==> flow/design.v <==
module ALU(
  input         clock,
                reset,
                io_flush_valid,
                io_FU_input_valid,
  input  [6:0]  io_FU_input_bits_decoded_instruction_PRD,
  input         io_FU_input_bits_decoded_instruction_RD_valid,
  input  [20:0] io_FU_input_bits_decoded_instruction_IMM,
  input  [2:0]  io_FU_input_bits_decoded_instruction_FUNCT3,
  input  [1:0]  io_FU_input_bits_decoded_instruction_packet_index,
  input  [5:0]  io_FU_input_bits_decoded_instruction_ROB_index,
  input  [3:0]  io_FU_input_bits_decoded_instruction_MOB_index,
  input  [4:0]  io_FU_input_bits_decoded_instruction_instructionType,
  input         io_FU_input_bits_decoded_instruction_needs_ALU,
                io_FU_input_bits_decoded_instruction_needs_branch_unit,
                io_FU_input_bits_decoded_instruction_SUBTRACT,
                io_FU_input_bits_decoded_instruction_MULTIPLY,
                io_FU_input_bits_decoded_instruction_FENCE,
                io_FU_input_bits_decoded_instruction_IS_IMM,
  input  [31:0] io_FU_input_bits_RS1_data,
                io_FU_input_bits_RS2_data,
                io_FU_input_bits_fetch_PC,
  output        io_FU_output_valid,
  output [6:0]  io_FU_output_bits_PRD,
  output [31:0] io_FU_output_bits_RD_data,
  output        io_FU_output_bits_RD_valid,
  output [31:0] io_FU_output_bits_fetch_PC,
  output [3:0]  io_FU_output_bits_MOB_index,
  output [5:0]  io_FU_output_bits_ROB_index,
  output [1:0]  io_FU_output_bits_fetch_packet_index
);
  wire [31:0] RS1_signed = io_FU_input_bits_RS1_data;
  wire [31:0] RS1_unsigned = io_FU_input_bits_RS1_data;
  wire [31:0] instruction_PC =
    io_FU_input_bits_fetch_PC
    + {28'h0, io_FU_input_bits_decoded_instruction_packet_index, 2'h0};
  reg  [31:0] arithmetic_result;
  wire [31:0] IMM_signed =
    {{19{io_FU_input_bits_decoded_instruction_IMM[12]}},
     io_FU_input_bits_decoded_instruction_IMM[12:0]};
  wire [31:0] operand2_unsigned =
    io_FU_input_bits_decoded_instruction_IS_IMM ? IMM_signed : io_FU_input_bits_RS2_data;
  wire [4:0]  shamt = operand2_unsigned[4:0];
  wire        _REMU_T = io_FU_input_bits_decoded_instruction_instructionType == 5'hC;
  wire        _SLTU_T_1 = io_FU_input_bits_decoded_instruction_instructionType == 5'h4;
  wire        _BEQ_T = io_FU_input_bits_decoded_instruction_FUNCT3 == 3'h0;
  wire        ADD =
    (_REMU_T | _SLTU_T_1) & _BEQ_T & ~io_FU_input_bits_decoded_instruction_MULTIPLY
    & ~io_FU_input_bits_decoded_instruction_SUBTRACT;
  wire        SUB =
    (_REMU_T | _SLTU_T_1) & _BEQ_T & ~io_FU_input_bits_decoded_instruction_MULTIPLY
    & io_FU_input_bits_decoded_instruction_SUBTRACT;
  wire        SLL =
    (_REMU_T | _SLTU_T_1) & io_FU_input_bits_decoded_instruction_FUNCT3 == 3'h1
    & ~io_FU_input_bits_decoded_instruction_MULTIPLY;
  wire        _BGE_T = io_FU_input_bits_decoded_instruction_FUNCT3 == 3'h5;
  wire        SRL =
    (_REMU_T | _SLTU_T_1) & _BGE_T & ~io_FU_input_bits_decoded_instruction_MULTIPLY
    & ~io_FU_input_bits_decoded_instruction_SUBTRACT;
  wire        SRA =
    (_REMU_T | _SLTU_T_1) & _BGE_T & ~io_FU_input_bits_decoded_instruction_MULTIPLY
    & io_FU_input_bits_decoded_instruction_SUBTRACT;
  wire        AUIPC =
    io_FU_input_bits_decoded_instruction_instructionType == 5'h5
    & ~io_FU_input_bits_decoded_instruction_MULTIPLY;
  wire        ALU_input_valid =
    io_FU_input_valid & io_FU_input_bits_decoded_instruction_needs_ALU;
  wire        branch_unit_input_valid =
    io_FU_input_valid & io_FU_input_bits_decoded_instruction_needs_branch_unit;
  wire        mult_unit_input_valid =
    io_FU_input_valid & io_FU_input_bits_decoded_instruction_MULTIPLY;
  reg         io_FU_output_valid_REG;
  wire [31:0] add_result = RS1_unsigned + operand2_unsigned;
  wire [31:0] sub_result = RS1_unsigned - operand2_unsigned;
  wire [31:0] _GEN = {27'h0, shamt};
  wire [31:0] sra_result = $signed($signed(RS1_signed) >>> _GEN);
  wire [62:0] _sll_result_T = {31'h0, RS1_unsigned} << shamt;
  reg  [31:0] io_FU_output_bits_fetch_PC_REG;
  reg  [1:0]  io_FU_output_bits_fetch_packet_index_REG;
  reg  [6:0]  io_FU_output_bits_PRD_REG;
  reg         io_FU_output_bits_RD_valid_REG;
  reg  [3:0]  io_FU_output_bits_MOB_index_REG;
  reg  [5:0]  io_FU_output_bits_ROB_index_REG;
  always @(posedge clock) begin
    if (reset)
      arithmetic_result <= 32'h0;
    else begin
      arithmetic_result <=
        ADD
          ? add_result
          : SUB
              ? sub_result
              : (_REMU_T | _SLTU_T_1)
                & io_FU_input_bits_decoded_instruction_FUNCT3 == 3'h4
                & ~io_FU_input_bits_decoded_instruction_MULTIPLY
                  ? RS1_unsigned ^ operand2_unsigned
                  : (_REMU_T | _SLTU_T_1)
                    & io_FU_input_bits_decoded_instruction_FUNCT3 == 3'h6
                    & ~io_FU_input_bits_decoded_instruction_MULTIPLY
                      ? RS1_unsigned | operand2_unsigned
                      : (_REMU_T | _SLTU_T_1)
                        & (&io_FU_input_bits_decoded_instruction_FUNCT3)
                        & ~io_FU_input_bits_decoded_instruction_MULTIPLY
                          ? RS1_unsigned & operand2_unsigned
                          : SLL
                              ? _sll_result_T[31:0]
                              : SRL
                                  ? RS1_unsigned >> _GEN
                                  : SRA
                                      ? sra_result
                                      : (_REMU_T | _SLTU_T_1)
                                        & io_FU_input_bits_decoded_instruction_FUNCT3 == 3'h2
                                        & ~io_FU_input_bits_decoded_instruction_MULTIPLY
                                          ? {31'h0,
                                             $signed(RS1_signed) < $signed(io_FU_input_bits_decoded_instruction_IS_IMM
                                                                             ? IMM_signed
                                                                             : io_FU_input_bits_RS2_data)}
                                          : (_REMU_T | _SLTU_T_1)
                                            & io_FU_input_bits_decoded_instruction_FUNCT3 == 3'h3
                                            & ~io_FU_input_bits_decoded_instruction_MULTIPLY
                                              ? {31'h0, RS1_unsigned < operand2_unsigned}
                                              : io_FU_input_bits_decoded_instruction_instructionType == 5'hD
                                                & ~io_FU_input_bits_decoded_instruction_MULTIPLY
                                                  ? {io_FU_input_bits_decoded_instruction_IMM[19:0],
                                                     12'h0}
                                                  : 32'h0;
    end
    io_FU_output_valid_REG <=
      ALU_input_valid & ~io_flush_valid | io_FU_input_bits_decoded_instruction_FENCE;
    io_FU_output_bits_fetch_PC_REG <= io_FU_input_bits_fetch_PC;
    io_FU_output_bits_fetch_packet_index_REG <=
      io_FU_input_bits_decoded_instruction_packet_index;
    io_FU_output_bits_PRD_REG <= io_FU_input_bits_decoded_instruction_PRD;
    io_FU_output_bits_RD_valid_REG <= io_FU_input_bits_decoded_instruction_RD_valid;
    io_FU_output_bits_MOB_index_REG <= io_FU_input_bits_decoded_instruction_MOB_index;
    io_FU_output_bits_ROB_index_REG <= io_FU_input_bits_decoded_instruction_ROB_index;
  end  
  assign io_FU_output_valid = io_FU_output_valid_REG & ~io_flush_valid;
  assign io_FU_output_bits_PRD = io_FU_output_bits_PRD_REG;
  assign io_FU_output_bits_RD_data = arithmetic_result;
  assign io_FU_output_bits_RD_valid = io_FU_output_bits_RD_valid_REG;
  assign io_FU_output_bits_fetch_PC = io_FU_output_bits_fetch_PC_REG;
  assign io_FU_output_bits_MOB_index = io_FU_output_bits_MOB_index_REG;
  assign io_FU_output_bits_ROB_index = io_FU_output_bits_ROB_index_REG;
  assign io_FU_output_bits_fetch_packet_index = io_FU_output_bits_fetch_packet_index_REG;
endmodule
Ticket comment

Tool chain data of ALU. Each step is given for the RTL above and for the edited RTL. Lines under "before" count in the file above, lines under "after" in the edited file. "change": "after" minus "before" as printed here. Operators: Yosys type, input widths -> output width; for muxes data width and select width s. The mark - stands for no value.

Top module: ALU. Clock input: clock. Cell library: sky130hd. Corner: tt_025C_1v80.

Diff. Unified diff, file above to edited file. The edited RTL no longer does the same as the RTL above: the edit was made by script, with no optimisation intended.

```diff
@@ -7,5 +7,5 @@
   input         io_FU_input_bits_decoded_instruction_RD_valid,
   input  [20:0] io_FU_input_bits_decoded_instruction_IMM,
-  input  [2:0]  io_FU_input_bits_decoded_instruction_FUNCT3,
+  input  [2:0]  io_FU_input_bits_decoded_instruction_FUNCT3_ext,
   input  [1:0]  io_FU_input_bits_decoded_instruction_packet_index,
   input  [5:0]  io_FU_input_bits_decoded_instruction_ROB_index,
@@ -30,4 +30,6 @@
   output [1:0]  io_FU_output_bits_fetch_packet_index
 );
+  reg [2:0] io_FU_input_bits_decoded_instruction_FUNCT3;
+  always @(posedge clock) io_FU_input_bits_decoded_instruction_FUNCT3 <= io_FU_input_bits_decoded_instruction_FUNCT3_ext;
   wire [31:0] RS1_signed = io_FU_input_bits_RS1_data;
   wire [31:0] RS1_unsigned = io_FU_input_bits_RS1_data;
```

Word-level counts. Yosys after proc, flatten, opt, wreduce and memory -nomap, before mapping. Enables and synchronous resets that opt folds into registers are not counted as muxes. Memory bits, and registers merged into a memory's read port (data or address), are not among the register bits. Print and check cells are not counted.

Operators by class: bitwise gates (word level) (before 32, after 32, change 0); $mul (before 0, after 0, change 0); shifts and indexed selects (before 3, after 3, change 0); reduce/logical cells (before 2, after 2, change 0); divide/modulo/power cells (before 0, after 0, change 0); eq/ne operators (before 9, after 9, change 0); muxes and demuxes (before 12, after 12, change 0); $lt $le $gt $ge (before 2, after 2, change 0); add/sub/neg operators (before 2, after 2, change 0).

Operators by type and width: $and 1x1->1 (before 24, after 24, change 0); $mux 32 (before 12, after 12, change 0); $eq 3x3->1 const B (before 3, after 3, change 0); $not 1->1 (before 3, after 3, change 0); $eq 3x2->1 const B (before 2, after 2, change 0); $eq 5x4->1 const B (before 2, after 2, change 0); $lt 32x32->1 (before 2, after 2, change 0); $or 1x1->1 (before 2, after 2, change 0); $add 32x32->32 (before 1, after 1, change 0); $and 32x32->32 (before 1, after 1, change 0); $eq 3x1->1 const B (before 1, after 1, change 0); $eq 5x3->1 const B (before 1, after 1, change 0); $logic_not 3->1 (before 1, after 1, change 0); $or 32x32->32 (before 1, after 1, change 0); $reduce_and 3->1 (before 1, after 1, change 0); $shl 32x5->32 (before 1, after 1, change 0); $shr 32x5->32 (before 1, after 1, change 0); $sshr 32x5->32 (before 1, after 1, change 0); $sub 32x32->32 (before 1, after 1, change 0); $xor 32x32->32 (before 1, after 1, change 0).

Bit counts: memory bits (read-only) (before 0, after 0, change 0); memory bits (writable) (before 0, after 0, change 0); word width x clocked read ports (before 0, after 0, change 0); flip-flop bits (word level) (before 85, after 88, change +3); bits in latches (before 0, after 0, change 0); memories kept (before 0, after 0, change 0).

Depth. Depth = most cells in a row (Yosys ltp): at word level without a register or memory, in the mapped netlist without a sequential cell, where the memories' decode and read muxes count.

Depth: word-level depth (before 14, after 14, change 0); ABC_AREA (before 0, after 0); depth in mapped cells (before 19, after 18, change -1); gate-level depth less buffers (before 15, after 14, change -1).

Netlist. Source: synth_stat.txt of the flow (Yosys; design flattened, memories mapped). It holds for the ABC_AREA given above (unset counts as 0); a run with the other value may have another netlist.

Mapped netlist: flip-flops (before 85, after 88, change +3); synthesis area (um^2) (before 11125.7, after 11506.0, change +380.3); standard cells after synthesis (before 1513, after 1543, change +30).

Cells by type: sky130_fd_sc_hd__mux2i_1 (before 75, after 110, change +35); sky130_fd_sc_hd__nand2_1 (before 171, after 142, change -29); sky130_fd_sc_hd__nor3_1 (before 27, after 45, change +18); sky130_fd_sc_hd__clkbuf_1 (before 59, after 76, change +17); sky130_fd_sc_hd__a221oi_1 (before 20, after 36, change +16); sky130_fd_sc_hd__a22oi_1 (before 17, after 2, change -15); sky130_fd_sc_hd__o21ai_1 (before 25, after 11, change -14); sky130_fd_sc_hd__nor2_1 (before 162, after 149, change -13); sky130_fd_sc_hd__a21o_1 (before 21, after 9, change -12); sky130_fd_sc_hd__o211ai_1 (before 22, after 32, change +10); sky130_fd_sc_hd__mux4_2 (before 34, after 26, change -8); sky130_fd_sc_hd__o311ai_0 (before 1, after 9, change +8); sky130_fd_sc_hd__a21oi_1 (before 142, after 135, change -7); sky130_fd_sc_hd__o21ai_0 (before 67, after 74, change +7); sky130_fd_sc_hd__or3_1 (before 5, after 11, change +6); sky130_fd_sc_hd__a221o_1 (before 4, after 10, change +6); sky130_fd_sc_hd__nor4b_1 (before 0, after 6, change +6); sky130_fd_sc_hd__nand2b_1 (before 13, after 8, change -5).

Not every row of either side is listed.

Path before layout. OpenSTA on the mapped netlist: ideal clock, no wires. The path of least setup slack (recovery checks aside). Input and output delay are each 20% of the period. Register names are those of the netlist, which keeps one name where synthesis merged equal registers.

Path after synthesis: path kind (before input to register, after input to register); from (before input port io_FU_input_bits_decoded_instruction_IS_IMM, after input port io_FU_input_bits_decoded_instruction_IS_IMM); to (before register arithmetic_result[31], after register arithmetic_result[31]); driving pins on the path (before 17, after 16, change -1); setup time (ns) (before 0.087, after 0.070, change -0.017); setup slack (ns) (before 0.961, after 0.546, change -0.415); time at the first pin (ns) (before 1.200, after 1.200, change 0.000); buffers on the path (before 5, after 5, change 0); period (ns) (before 6.0, after 6.0, change 0.0); path delay (ns) (before 3.839, after 4.254, change +0.415); data required time (ns) (before 5.913, after 5.930, change +0.017); input delay (ns) (before 1.200, after 1.200, change 0.000); arrival (ns) (before 4.952, after 5.384, change +0.432); synthesis period reached (ns) (before 5.039, after 5.454, change +0.415).

"path delay" = arrival - input delay + setup time. "driving pins on the path" counts driving pins, that of a launching flip-flop among them; a cell with two outputs on the path counts twice. "synthesis period reached" is the clock period less the worst setup slack; recovery checks do not enter. This is arithmetic on one report: input and output delays are still those of the set period (20% each).

Between the ends, after synthesis, before:
Cell sequence: sky130_fd_sc_hd__buf_6 > sky130_fd_sc_hd__buf_2 > sky130_fd_sc_hd__mux2i_1 > sky130_fd_sc_hd__clkbuf_1 > sky130_fd_sc_hd__clkbuf_1 > sky130_fd_sc_hd__ha_1 > sky130_fd_sc_hd__buf_2 > sky130_fd_sc_hd__o21ai_0 > sky130_fd_sc_hd__o21a_1 > sky130_fd_sc_hd__or4_1 > sky130_fd_sc_hd__a21oi_1 > sky130_fd_sc_hd__o221ai_1 > sky130_fd_sc_hd__a31oi_1 > sky130_fd_sc_hd__nor3b_1 > sky130_fd_sc_hd__o21ai_0 > sky130_fd_sc_hd__a41o_1 > sky130_fd_sc_hd__o31ai_1.

RTL lines, path after synthesis, before: start: declaration (line 19) `io_FU_input_bits_decoded_instruction_IS_IMM,`; end: assignment (line 86) `arithmetic_result <= 32'h0;`; end: assignment (line 88) `arithmetic_result <=`; end: declaration (line 37) `reg  [31:0] arithmetic_result;`.

before: Chain of elaborated cells between the ends: none given.

Between the ends, after synthesis, after:
Cell sequence: sky130_fd_sc_hd__buf_2 > sky130_fd_sc_hd__mux2i_2 > sky130_fd_sc_hd__buf_2 > sky130_fd_sc_hd__buf_2 > sky130_fd_sc_hd__buf_1 > sky130_fd_sc_hd__clkbuf_1 > sky130_fd_sc_hd__ha_1 > sky130_fd_sc_hd__inv_1 > sky130_fd_sc_hd__a21oi_1 > sky130_fd_sc_hd__o311ai_0 > sky130_fd_sc_hd__nand3_1 > sky130_fd_sc_hd__a2111oi_0 > sky130_fd_sc_hd__o21ai_0 > sky130_fd_sc_hd__a31oi_1 > sky130_fd_sc_hd__mux2_1 > sky130_fd_sc_hd__a21oi_1.

RTL lines, path after synthesis, after: start: declaration (line 19) `io_FU_input_bits_decoded_instruction_IS_IMM,`; end: assignment (line 88) `arithmetic_result <= 32'h0;`; end: assignment (line 90) `arithmetic_result <=`; end: declaration (line 39) `reg  [31:0] arithmetic_result;`.

after: Chain of elaborated cells between the ends: none given.

Worst path after layout. From the final timing report of each run of pair 1: the path of least setup slack in the routed layout; clock arrival at registers is part of the times.

Path post-layout: path kind (before input to register, after input to register); from (before input port io_FU_input_bits_decoded_instruction_IS_IMM, after input port io_FU_input_bits_decoded_instruction_IS_IMM); to (before register arithmetic_result[22], after register arithmetic_result[31]); data required time (ns) (before 5.81, after 5.78, change -0.03); input delay (ns) (before 1.10, after 1.10, change 0.00); buffers on the path (before 3, after 5, change +2); setup slack (ns) (before 0.43, after 0.28, change -0.15); setup time (ns) (before 0.05, after 0.06, change +0.01); time at the first pin (ns) (before 1.10, after 1.10, change 0.00); arrival (ns) (before 5.38, after 5.51, change +0.13); driving pins on the path (before 18, after 16, change -2); period (ns) (before 5.5, after 5.5, change 0.0).

The rows between start and end are the longest chain of elaborated cells between them; the timing report does not say that the signal goes this way. Where chains are equally long, one stands for them. A line is the first line of the expression or statement that the cell stems from. Yosys adds cells for indexed reads and writes and turns some case tables into memories.

Between the ends, post-layout, before:
Cell sequence: sky130_fd_sc_hd__clkdlybuf4s50_1 > sky130_fd_sc_hd__buf_12 > sky130_fd_sc_hd__mux2i_4 > sky130_fd_sc_hd__inv_4 > sky130_fd_sc_hd__ha_1 > sky130_fd_sc_hd__inv_1 > sky130_fd_sc_hd__fa_1 > sky130_fd_sc_hd__nand2b_1 > sky130_fd_sc_hd__a21o_1 > sky130_fd_sc_hd__a211oi_1 > sky130_fd_sc_hd__o21ai_0 > sky130_fd_sc_hd__nand2b_1 > sky130_fd_sc_hd__nand2_1 > sky130_fd_sc_hd__a21bo_2 > sky130_fd_sc_hd__a41oi_1 > sky130_fd_sc_hd__nor3_1 > sky130_fd_sc_hd__a2111oi_0 > sky130_fd_sc_hd__buf_4. The figure for length of the longest elaborated chain is 10.

RTL lines, path post-layout, before: start: declaration (line 19) `io_FU_input_bits_decoded_instruction_IS_IMM,`; $mux 32 (line 42) `io_FU_input_bits_decoded_instruction_IS_IMM ? IMM_signed : io_FU_input_bits_RS2_data;`; $sshr 32x5->32 (line 76) `wire [31:0] sra_result = $signed($signed(RS1_signed) >>> _GEN);`; $mux 32 (line 109) `: SRA`; $mux 32 (line 107) `: SRL`; $mux 32 (line 105) `: SLL`; $mux 32 (line 101) `: (_REMU_T | _SLTU_T_1)`; $mux 32 (line 97) `: (_REMU_T | _SLTU_T_1)`; $mux 32 (line 93) `: (_REMU_T | _SLTU_T_1)`; $mux 32 (line 91) `: SUB`; $mux 32 (line 89) `ADD`; end: assignment (line 86) `arithmetic_result <= 32'h0;`; end: assignment (line 88) `arithmetic_result <=`; end: declaration (line 37) `reg  [31:0] arithmetic_result;`.

Between the ends, post-layout, after:
Cell sequence: sky130_fd_sc_hd__clkdlybuf4s50_1 > sky130_fd_sc_hd__buf_4 > sky130_fd_sc_hd__mux2i_4 > sky130_fd_sc_hd__ha_1 > sky130_fd_sc_hd__buf_4 > sky130_fd_sc_hd__inv_1 > sky130_fd_sc_hd__a21oi_1 > sky130_fd_sc_hd__o311ai_0 > sky130_fd_sc_hd__buf_4 > sky130_fd_sc_hd__nand3_1 > sky130_fd_sc_hd__a2111oi_1 > sky130_fd_sc_hd__buf_4 > sky130_fd_sc_hd__o21ai_0 > sky130_fd_sc_hd__a31oi_1 > sky130_fd_sc_hd__mux2_1 > sky130_fd_sc_hd__a21oi_1.

RTL lines, path post-layout, after: start: declaration (line 19) `io_FU_input_bits_decoded_instruction_IS_IMM,`; end: assignment (line 88) `arithmetic_result <= 32'h0;`; end: assignment (line 90) `arithmetic_result <=`; end: declaration (line 39) `reg  [31:0] arithmetic_result;`.

after: Chain of elaborated cells between the ends: none given.

Layout results. Runs of the flow (Yosys, OpenROAD) on both versions; the two runs of a pair have the same settings. The constraints put input and output delay at 20% of the set period each and load the outputs with 0.01 pF.

Settings, pair 1:
For CORE_UTILIZATION the number is 40. The figure for period_ns is 5.5. Under CAP_MARGIN stands 20. The figure for CORE_MARGIN is 2. For SLEW_MARGIN the number is 20.

Measured results, pair 1: utilization in the final report (before 0.534, after 0.527, change -0.007); area of the die (um^2) (before 29164.1, after 30137.0, change +972.9); setup slack of the worst path (ns) (before 0.425, after 0.279, change -0.146); Yosys chip area after synthesis (um^2) (before 11125.7, after 11506.0, change +380.3); standard-cell area after routing (um^2) (before 14705.4, after 15045.7, change +340.3); summed negative setup slack (ns) (before 0.000, after 0.000, change 0.000); power consumption (mW) (before 2.656, after 2.667, change +0.011).

Settings, pair 2:
Under CAP_MARGIN stands 15. The entry for CORE_ASPECT_RATIO reads 0.74. For CORE_UTILIZATION the number is 42. For GPL_ROUTABILITY_DRIVEN the number is 1. For GPL_TIMING_DRIVEN the number is 0. MAX_ROUTING_LAYER: met4. The entry for PLACE_DENSITY reads 0.91. Under SETUP_SLACK_MARGIN stands 0.67. Under TNS_END_PERCENT stands 5. The figure for period_ns is 3.57. The figure for CORE_MARGIN is 2. For SLEW_MARGIN the number is 20.

Measured results, pair 2: utilization in the final report (before 0.618, after 0.619, change +0.001); area of the die (um^2) (before 27822.7, after 28749.8, change +927.1); setup slack of the worst path (ns) (before -0.333, after -0.542, change -0.209); Yosys chip area after synthesis (um^2) (before 11125.7, after 11506.0, change +380.3); standard-cell area after routing (um^2) (before 16180.5, after 16794.9, change +614.4); summed negative setup slack (ns) (before -4.983, after -8.171, change -3.188); power consumption (mW) (before 4.643, after 4.819, change +0.176).

"power consumption" is the tool's figure for a default switching activity; nothing was simulated.
